==> flow/design.v <==
module sort_reg #(parameter DATA_WIDTH =8)(
    input logic clk,
    input logic rst,
    input logic clr,
    input logic GT_in,
    input logic [DATA_WIDTH-1:0] data_in,
    input logic [DATA_WIDTH-1:0] prev_data,
    input logic data_rdy,
    output logic [DATA_WIDTH-1:0] data_out,
    output logic GT
);
logic [DATA_WIDTH-1:0] data_out_d;
logic [DATA_WIDTH-1:0] data_out_q;
assign GT = (data_in >data_out_q);
assign data_out = data_out_q;
always_ff@(posedge clk or posedge rst)begin
    if(rst)begin
        data_out_q <= 'b0;
    end else if(clr) begin
        data_out_q <= 'b0;
    end else begin
        data_out_q <= data_out_d;
    end
end
always_comb begin
    if(data_rdy) begin
        if(GT && GT_in)begin
            data_out_d = prev_data;
        end else if(GT && !GT_in) begin
            data_out_d = data_in;
        end else begin
            data_out_d = data_out_q;
        end
    end else begin
        data_out_d = data_out_q;
    end
end
endmodule
module median_calc #(parameter POPSIZE = 100,DATA_WIDTH = 8)(
    input logic clk,
    input logic rst,
    input logic [DATA_WIDTH-1:0] data_in,
    input logic data_rdy,
    output [DATA_WIDTH-1:0] median,
    output data_vld
);
logic [DATA_WIDTH-1:0] data_out_array[POPSIZE:0];
logic GT_array[POPSIZE:0];
logic [$clog2(POPSIZE):0] counter_d;
logic [$clog2(POPSIZE):0] counter_q;
logic [DATA_WIDTH-1:0] median_d;
logic [DATA_WIDTH-1:0] median_q;
logic data_vld_q;
logic data_vld_d;
logic reg_rst;
logic [DATA_WIDTH-1:0] data_in_d;
logic [DATA_WIDTH-1:0] data_in_q;
logic data_rdy_d;
logic data_rdy_q;
logic reg_rst_d;
logic reg_rst_q;
assign reg_rst = reg_rst_q;
assign data_rdy_d = data_rdy;
assign data_in_d = data_in;
assign GT_array[POPSIZE] = 0;
assign data_vld = data_vld_q;
assign median = median_q;
genvar i;
generate
  for (i = 0; i < POPSIZE; i++) begin : instance_gen
    if (i == 0) begin
      sort_reg #(
        .DATA_WIDTH(DATA_WIDTH)
      ) instance_0 (
        .clk(clk),
        .rst(rst),
        .clr(reg_rst),
        .GT_in(1'b0),
        .data_in(data_in),
        .prev_data('b0),
        .data_out(data_out_array[0]),
        .GT(GT_array[0]),
        .data_rdy(data_rdy)
      );
    end else begin
      sort_reg #(
        .DATA_WIDTH(DATA_WIDTH)
      ) instance_i (
        .clk(clk),
        .rst(rst),
        .clr(reg_rst),
        .GT_in(GT_array[i-1]),  
        .data_in(data_in),
        .prev_data(data_out_array[i-1]),  
        .data_out(data_out_array[i]),
        .GT(GT_array[i]),
        .data_rdy(data_rdy)
      );
    end
  end
endgenerate
always_ff@(posedge clk or posedge rst)begin
    if(rst)begin
        counter_q <= 'b0;
        median_q <= 'b0;
        data_vld_q <= 'b0;
        data_in_q <= 'b0;
        data_rdy_q <='b0;
        reg_rst_q <= 'b0;
    end else begin
        data_in_q <=data_in_d;
        data_rdy_q <=data_rdy_d;
        counter_q <= counter_d;
        median_q <= median_d;
        data_vld_q <= data_vld_d;
        reg_rst_q <= reg_rst_d;
    end
end
always_comb begin
    reg_rst_d = 'b0;
        data_vld_d = 'b0;
        counter_d = counter_q;
        median_d = median_q;
        if (counter_q == POPSIZE) begin
            median_d = (POPSIZE % 2 == 0) ? data_out_array[POPSIZE/2 - 1] : data_out_array[POPSIZE/2];
            reg_rst_d = 'b1;
            data_vld_d = 'b1;
            counter_d = 'b0;
        end else if(counter_q == 0) begin
            reg_rst_d ='b0;
        end
        if (data_rdy) begin
            counter_d = counter_q + 1;
        end
    end
endmodule
[From RTL to reports: median_calc]
Tool output for the design above, in the order of the flow.
Lines are those of the file above, counted from 1.
Operators carry their Yosys type and port widths (W data, S select, Z words).
Cell names lack the library's common part.
A cell with - has no value.
Inputs
  top: median_calc
  clock input: clk
  standard-cell library: sky130hd
  corner: tt_025C_1v80

[Elaborated design]
Yosys after proc, flatten, opt, wreduce and memory -nomap, before mapping. Print and check cells are not counted. Equal cells are merged and count once.
Word-level totals
  word-level cells: 556
  bits in registers: 417
  input bits: 11
  output and inout port bits: 9
Cells by class
  equal/unequal tests: 1
  reduce/logical cells: 249
  multiplexer cells: 202
  $lt $le $gt $ge: 50
  add/sub/neg operators: 1
Operators by type and width (count)
  $mux W8: 201
  $gt A8 B8 Y1: 50
  $reduce_bool A3 Y1: 49
  $reduce_and A2 Y1: 50
  $logic_and A1 B1 Y1: 98
  $logic_not A1 Y1: 49
  $add A8 B1 Y8 const B: 1
  $eq A8 B7 Y1 const B: 1
  $reduce_bool A2 Y1: 3
  $mux W1: 1

[Logic depth]
Yosys ltp: most cells in a row. Word level: on the elaborated netlist, between registers, memories and ports. Mapped: between sequential cells and ports; inverters and the memories' decode and read muxes count.
Depth
  depth in word-level cells: 7
  ABC_AREA: 0
  depth in mapped cells: 12
  mapped depth without buffers: 8

[Mapped cells and area]
The flow's flattened synthesis, as Yosys stat reports it; memories are mapped. The netlist is that of the ABC_AREA named above (0 if unset); the other value can give another one.
The area totals of this step are shown rounded.
Synthesis totals
  buffers: 202
  sequential area: 10440 µm²
  mapped cells: 3070
  flip-flops: 417
  mapped area: 30290 µm²
Cell types
  dfrtp_1: count 417, total area 1.04E+04 µm²
  ha_1: count 402, total area 5.03E+03 µm²
  mux2i_1: count 200, total area 2001.92 µm²
  o2bb2ai_1: count 192, total area 1.68E+03 µm²
  o221ai_1: count 184, total area 1.61E+03 µm²
  inv_1: count 380, total area 1.43E+03 µm²
  nand4b_1: count 160, total area 1.4E+03 µm²
  nand3_1: count 210, total area 1.05E+03 µm²
  nand4_1: count 141, total area 882.096 µm²
  a21oi_1: count 163, total area 815.782 µm²
  o211ai_1: count 57, total area 427.91 µm²
  buf_2: count 81, total area 405.389 µm²
  a21oi_4: count 24, total area 390.374 µm²
  nor2b_1: count 49, total area 306.544 µm²
  nand2_1: count 74, total area 277.766 µm²
  clkbuf_1: count 67, total area 251.491 µm²
  o32a_1: count 24, total area 240.23 µm²
  a21o_1: count 29, total area 217.709 µm²
Other cell types: 33; their cells: 216.
By module: a second synthesis without flattening, with its own total; a netlist apart from the flattened one above.
Unflattened totals
  cells (unflattened synthesis): 3561
  area (unflattened synthesis): 36040 µm²
Each row is one instance without its submodules.
Modules
  sort_reg (DATA_WIDTH=8): cells 70, area 705.7 µm², seq. area 200.2 µm², instances 50
  median_calc: cells 61, area 757.0 µm², seq. area 425.4 µm², instances 1

[Worst setup path after synthesis]
Source: OpenSTA report_checks on the synthesized netlist (no wires, ideal clock, input and output delay 20% of the period each), path of least setup slack; recovery checks are left aside. Register names are those of the netlist, which keeps one name where synthesis merged equal registers.
Timing after synthesis
  path kind: input port to flip-flop
  start: input port data_in[0]
  end: register instance_gen[0].genblk1.instance_0.data_out_q[0]
  path delay: 2821 ps
  buffers on the path: 4
  stages on the path: 12
  slack: -21 ps
  external input delay: 700 ps
  data required time: 3379 ps
  setup time: 121 ps
  data arrival time: 3400 ps
  clock period: 3500 ps
  time at the first pin: 700 ps
  synthesis period reached: 3521 ps
"path delay" = arrival - input delay + setup time.
"stages on the path" counts driving pins, that of a launching flip-flop among them; a cell with two outputs on the path counts twice.
"synthesis period reached" = period - worst setup slack (recovery checks aside). The figure is calculated, with input and output delays left at 20% of the set period.
The rows between start and end are the longest chain of elaborated cells between them; the timing report does not say that the signal goes this way. Where chains are equally long, one stands for them.
Each line given opens the expression or statement behind the cell; cells for indexed reads and writes are added by Yosys, which also makes memories of some case tables.
At most two assigning lines are given for a register; there are more.
On the way, after synthesis
  cell sequence: clkbuf_1 clkbuf_1 inv_1 ha_1 nor2b_4 o211ai_2 a21oi_1 o32a_1 buf_6 and2_4 buf_6 a22o_1
  length of the longest elaborated chain: 4
  elaborated cells between the ends (all ways): 6
  source lines of those cells: 4
  those cells by class: compare: 1; mux: 3; reduce/logical: 2
RTL lines, path after synthesis
  from (decl): RTL line 42  | input logic [DATA_WIDTH-1:0] data_in,
  $gt A8 B8 Y1: RTL line 14  | assign GT = (data_in >data_out_q);
  $mux W8: RTL line 29  | end else if(GT && !GT_in) begin
  $mux W8: RTL line 26  | if(data_rdy) begin
  $mux W8: RTL line 19  | end else if(clr) begin
  to (assign): RTL line 18  | data_out_q <= 'b0;
  to (assign): RTL line 22  | data_out_q <= data_out_d;
  to (decl): RTL line 13  | logic [DATA_WIDTH-1:0] data_out_q;

[Timing after layout]
From the final timing report of record 1: the path of least setup slack in the routed layout; clock arrival at registers is part of the times.
The report prints the path's times to 10 ps; the period is as set.
Timing post-layout
  path kind: flip-flop to output port
  start: register data_vld_q
  end: output port data_vld
  stages on the path: 2
  external output delay: 910 ps
  clock period: 4530 ps
  data required time: 3620 ps
  slack: 1490 ps
  data arrival time: 2140 ps
  time at the first pin: 670 ps
  buffers on the path: 1
On the way, post-layout
  cell sequence: dfrtp_4 clkdlybuf4s50_1
  length of the longest elaborated chain: 0
  elaborated cells between the ends (all ways): 0
  source lines of those cells: 0
RTL lines, path post-layout
  from (decl): RTL line 53  | logic data_vld_q;
  from (assign): RTL line 106  | data_vld_q <= 'b0;
  from (assign): RTL line 115  | data_vld_q <= data_vld_d;
  to (decl): RTL line 45  | output data_vld

Hand-over note for median_calc

Below are 3 stored runs of the flow (Yosys, OpenROAD; platform sky130hd) on median_calc, each with its settings and what was measured, unordered. Constraints: input delay and output delay 20% of the set period each, output load 0.01 pF.
By "achieved clock period" is meant the clock period of the run minus its worst setup slack. This is arithmetic on one report: input and output delays are still those of the set period (20% each).
"worst setup path time" = time allowed to the worst setup path (clock period - input delay - output delay, where it has them) - its slack; a late launch clock adds to it, a late capture clock takes from it.
By "power" is meant OpenSTA's value without simulated activity: inputs other than the clock are taken to toggle once in ten clock periods, and the tool carries that through the logic.
"worst setup path time" is given in steps of 10 ps.
The measured numbers are rounded.

Record 1
==> flow/run.sh <==
#!/bin/bash
# the make line also repeats the synthesis and layout settings of config.mk as NAME=value (left out here)
make -C /OpenROAD-flow-scripts/flow DESIGN_CONFIG=/design/flow/config.mk WORK_HOME=/design/flow/orfs CLKGATE_MAP_FILE= finish
==> flow/config.mk <==
export PLATFORM = sky130hd
export DESIGN_NAME = median_calc
export DESIGN_NICKNAME = median_calc
export VERILOG_FILES = /design/flow/design.v
export SDC_FILE = /design/flow/constraint.sdc
export NUM_CORES = 4
export LEC_CHECK = 0
export ABC_AREA = 0
export CAP_MARGIN = 15
export CELL_PAD_IN_SITES_DETAIL_PLACEMENT = 0
export CELL_PAD_IN_SITES_GLOBAL_PLACEMENT = 2
export CORE_ASPECT_RATIO = 0.8
export CORE_MARGIN = 7
export CORE_UTILIZATION = 20
export CTS_CLUSTER_DIAMETER = 210
export GPL_ROUTABILITY_DRIVEN = 1
export GPL_TIMING_DRIVEN = 1
export MAX_ROUTING_LAYER = met5
export PLACE_DENSITY_LB_ADDON = 0.14
export SLEW_MARGIN = 20
export TNS_END_PERCENT = 85
==> flow/constraint.sdc <==
create_clock -name core_clock -period 4.53 [get_ports {clk}]
set_input_delay 0.9060 -clock core_clock [delete_from_list [all_inputs] [get_ports {clk}]]
set_output_delay 0.9060 -clock core_clock [all_outputs]
set_load 0.01 [all_outputs]

==> results of record 1 <==
chip area after synthesis (Yosys): 30,290 µm²
die area: 162,600 µm²
standard-cell area of the final layout: 34,900 µm²
utilization: 0.232
worst setup slack after layout: 1,487 ps
total negative slack: 0 ps
power: 0.0221 W
achieved clock period: 3,043 ps
worst setup path time: 2,140 ps
worst setup path kind: flip-flop to output port

Record 2
==> flow/run.sh <==
#!/bin/bash
# the make line also repeats the synthesis and layout settings of config.mk as NAME=value (left out here)
make -C /OpenROAD-flow-scripts/flow DESIGN_CONFIG=/design/flow/config.mk WORK_HOME=/design/flow/orfs CLKGATE_MAP_FILE= finish
==> flow/config.mk <==
export PLATFORM = sky130hd
export DESIGN_NAME = median_calc
export DESIGN_NICKNAME = median_calc
export VERILOG_FILES = /design/flow/design.v
export SDC_FILE = /design/flow/constraint.sdc
export NUM_CORES = 4
export LEC_CHECK = 0
export CAP_MARGIN = 10
export CELL_PAD_IN_SITES_DETAIL_PLACEMENT = 1
export CORE_MARGIN = 2
export CORE_UTILIZATION = 40
export CTS_CLUSTER_DIAMETER = 75
export GPL_ROUTABILITY_DRIVEN = 0
export HOLD_SLACK_MARGIN = -0.07
export PLACE_DENSITY = 0.6
export SLEW_MARGIN = 30
==> flow/constraint.sdc <==
create_clock -name core_clock -period 3.5 [get_ports {clk}]
set_input_delay 0.7000 -clock core_clock [delete_from_list [all_inputs] [get_ports {clk}]]
set_output_delay 0.7000 -clock core_clock [all_outputs]
set_load 0.01 [all_outputs]

==> results of record 2 <==
chip area after synthesis (Yosys): 30,290 µm²
die area: 77,950 µm²
standard-cell area of the final layout: 33,520 µm²
utilization: 0.449
worst setup slack after layout: 638 ps
total negative slack: 0 ps
power: 0.0282 W
achieved clock period: 2,862 ps
worst setup path time: 2,160 ps
worst setup path kind: flip-flop to output port

Record 3
==> flow/run.sh <==
#!/bin/bash
# the make line also repeats the synthesis and layout settings of config.mk as NAME=value (left out here)
make -C /OpenROAD-flow-scripts/flow DESIGN_CONFIG=/design/flow/config.mk WORK_HOME=/design/flow/orfs CLKGATE_MAP_FILE= finish
==> flow/config.mk <==
export PLATFORM = sky130hd
export DESIGN_NAME = median_calc
export DESIGN_NICKNAME = median_calc
export VERILOG_FILES = /design/flow/design.v
export SDC_FILE = /design/flow/constraint.sdc
export NUM_CORES = 4
export LEC_CHECK = 0
export CAP_MARGIN = 10
export CELL_PAD_IN_SITES_DETAIL_PLACEMENT = 1
export CORE_MARGIN = 2
export CORE_UTILIZATION = 27
export CTS_CLUSTER_DIAMETER = 75
export GPL_ROUTABILITY_DRIVEN = 0
export HOLD_SLACK_MARGIN = 0.19
export MAX_ROUTING_LAYER = met4
export PLACE_DENSITY = 0.6
export SETUP_SLACK_MARGIN = 0.3
export SLEW_MARGIN = 5
==> flow/constraint.sdc <==
create_clock -name core_clock -period 3.5 [get_ports {clk}]
set_input_delay 0.7000 -clock core_clock [delete_from_list [all_inputs] [get_ports {clk}]]
set_output_delay 0.7000 -clock core_clock [all_outputs]
set_load 0.01 [all_outputs]

==> results of record 3 <==
chip area after synthesis (Yosys): 30,290 µm²
die area: 114,900 µm²
standard-cell area of the final layout: 34,610 µm²
utilization: 0.312
worst setup slack after layout: 796 ps
total negative slack: 0 ps
power: 0.028 W
achieved clock period: 2,704 ps
worst setup path time: 2,000 ps
worst setup path kind: flip-flop to output port

End of note.
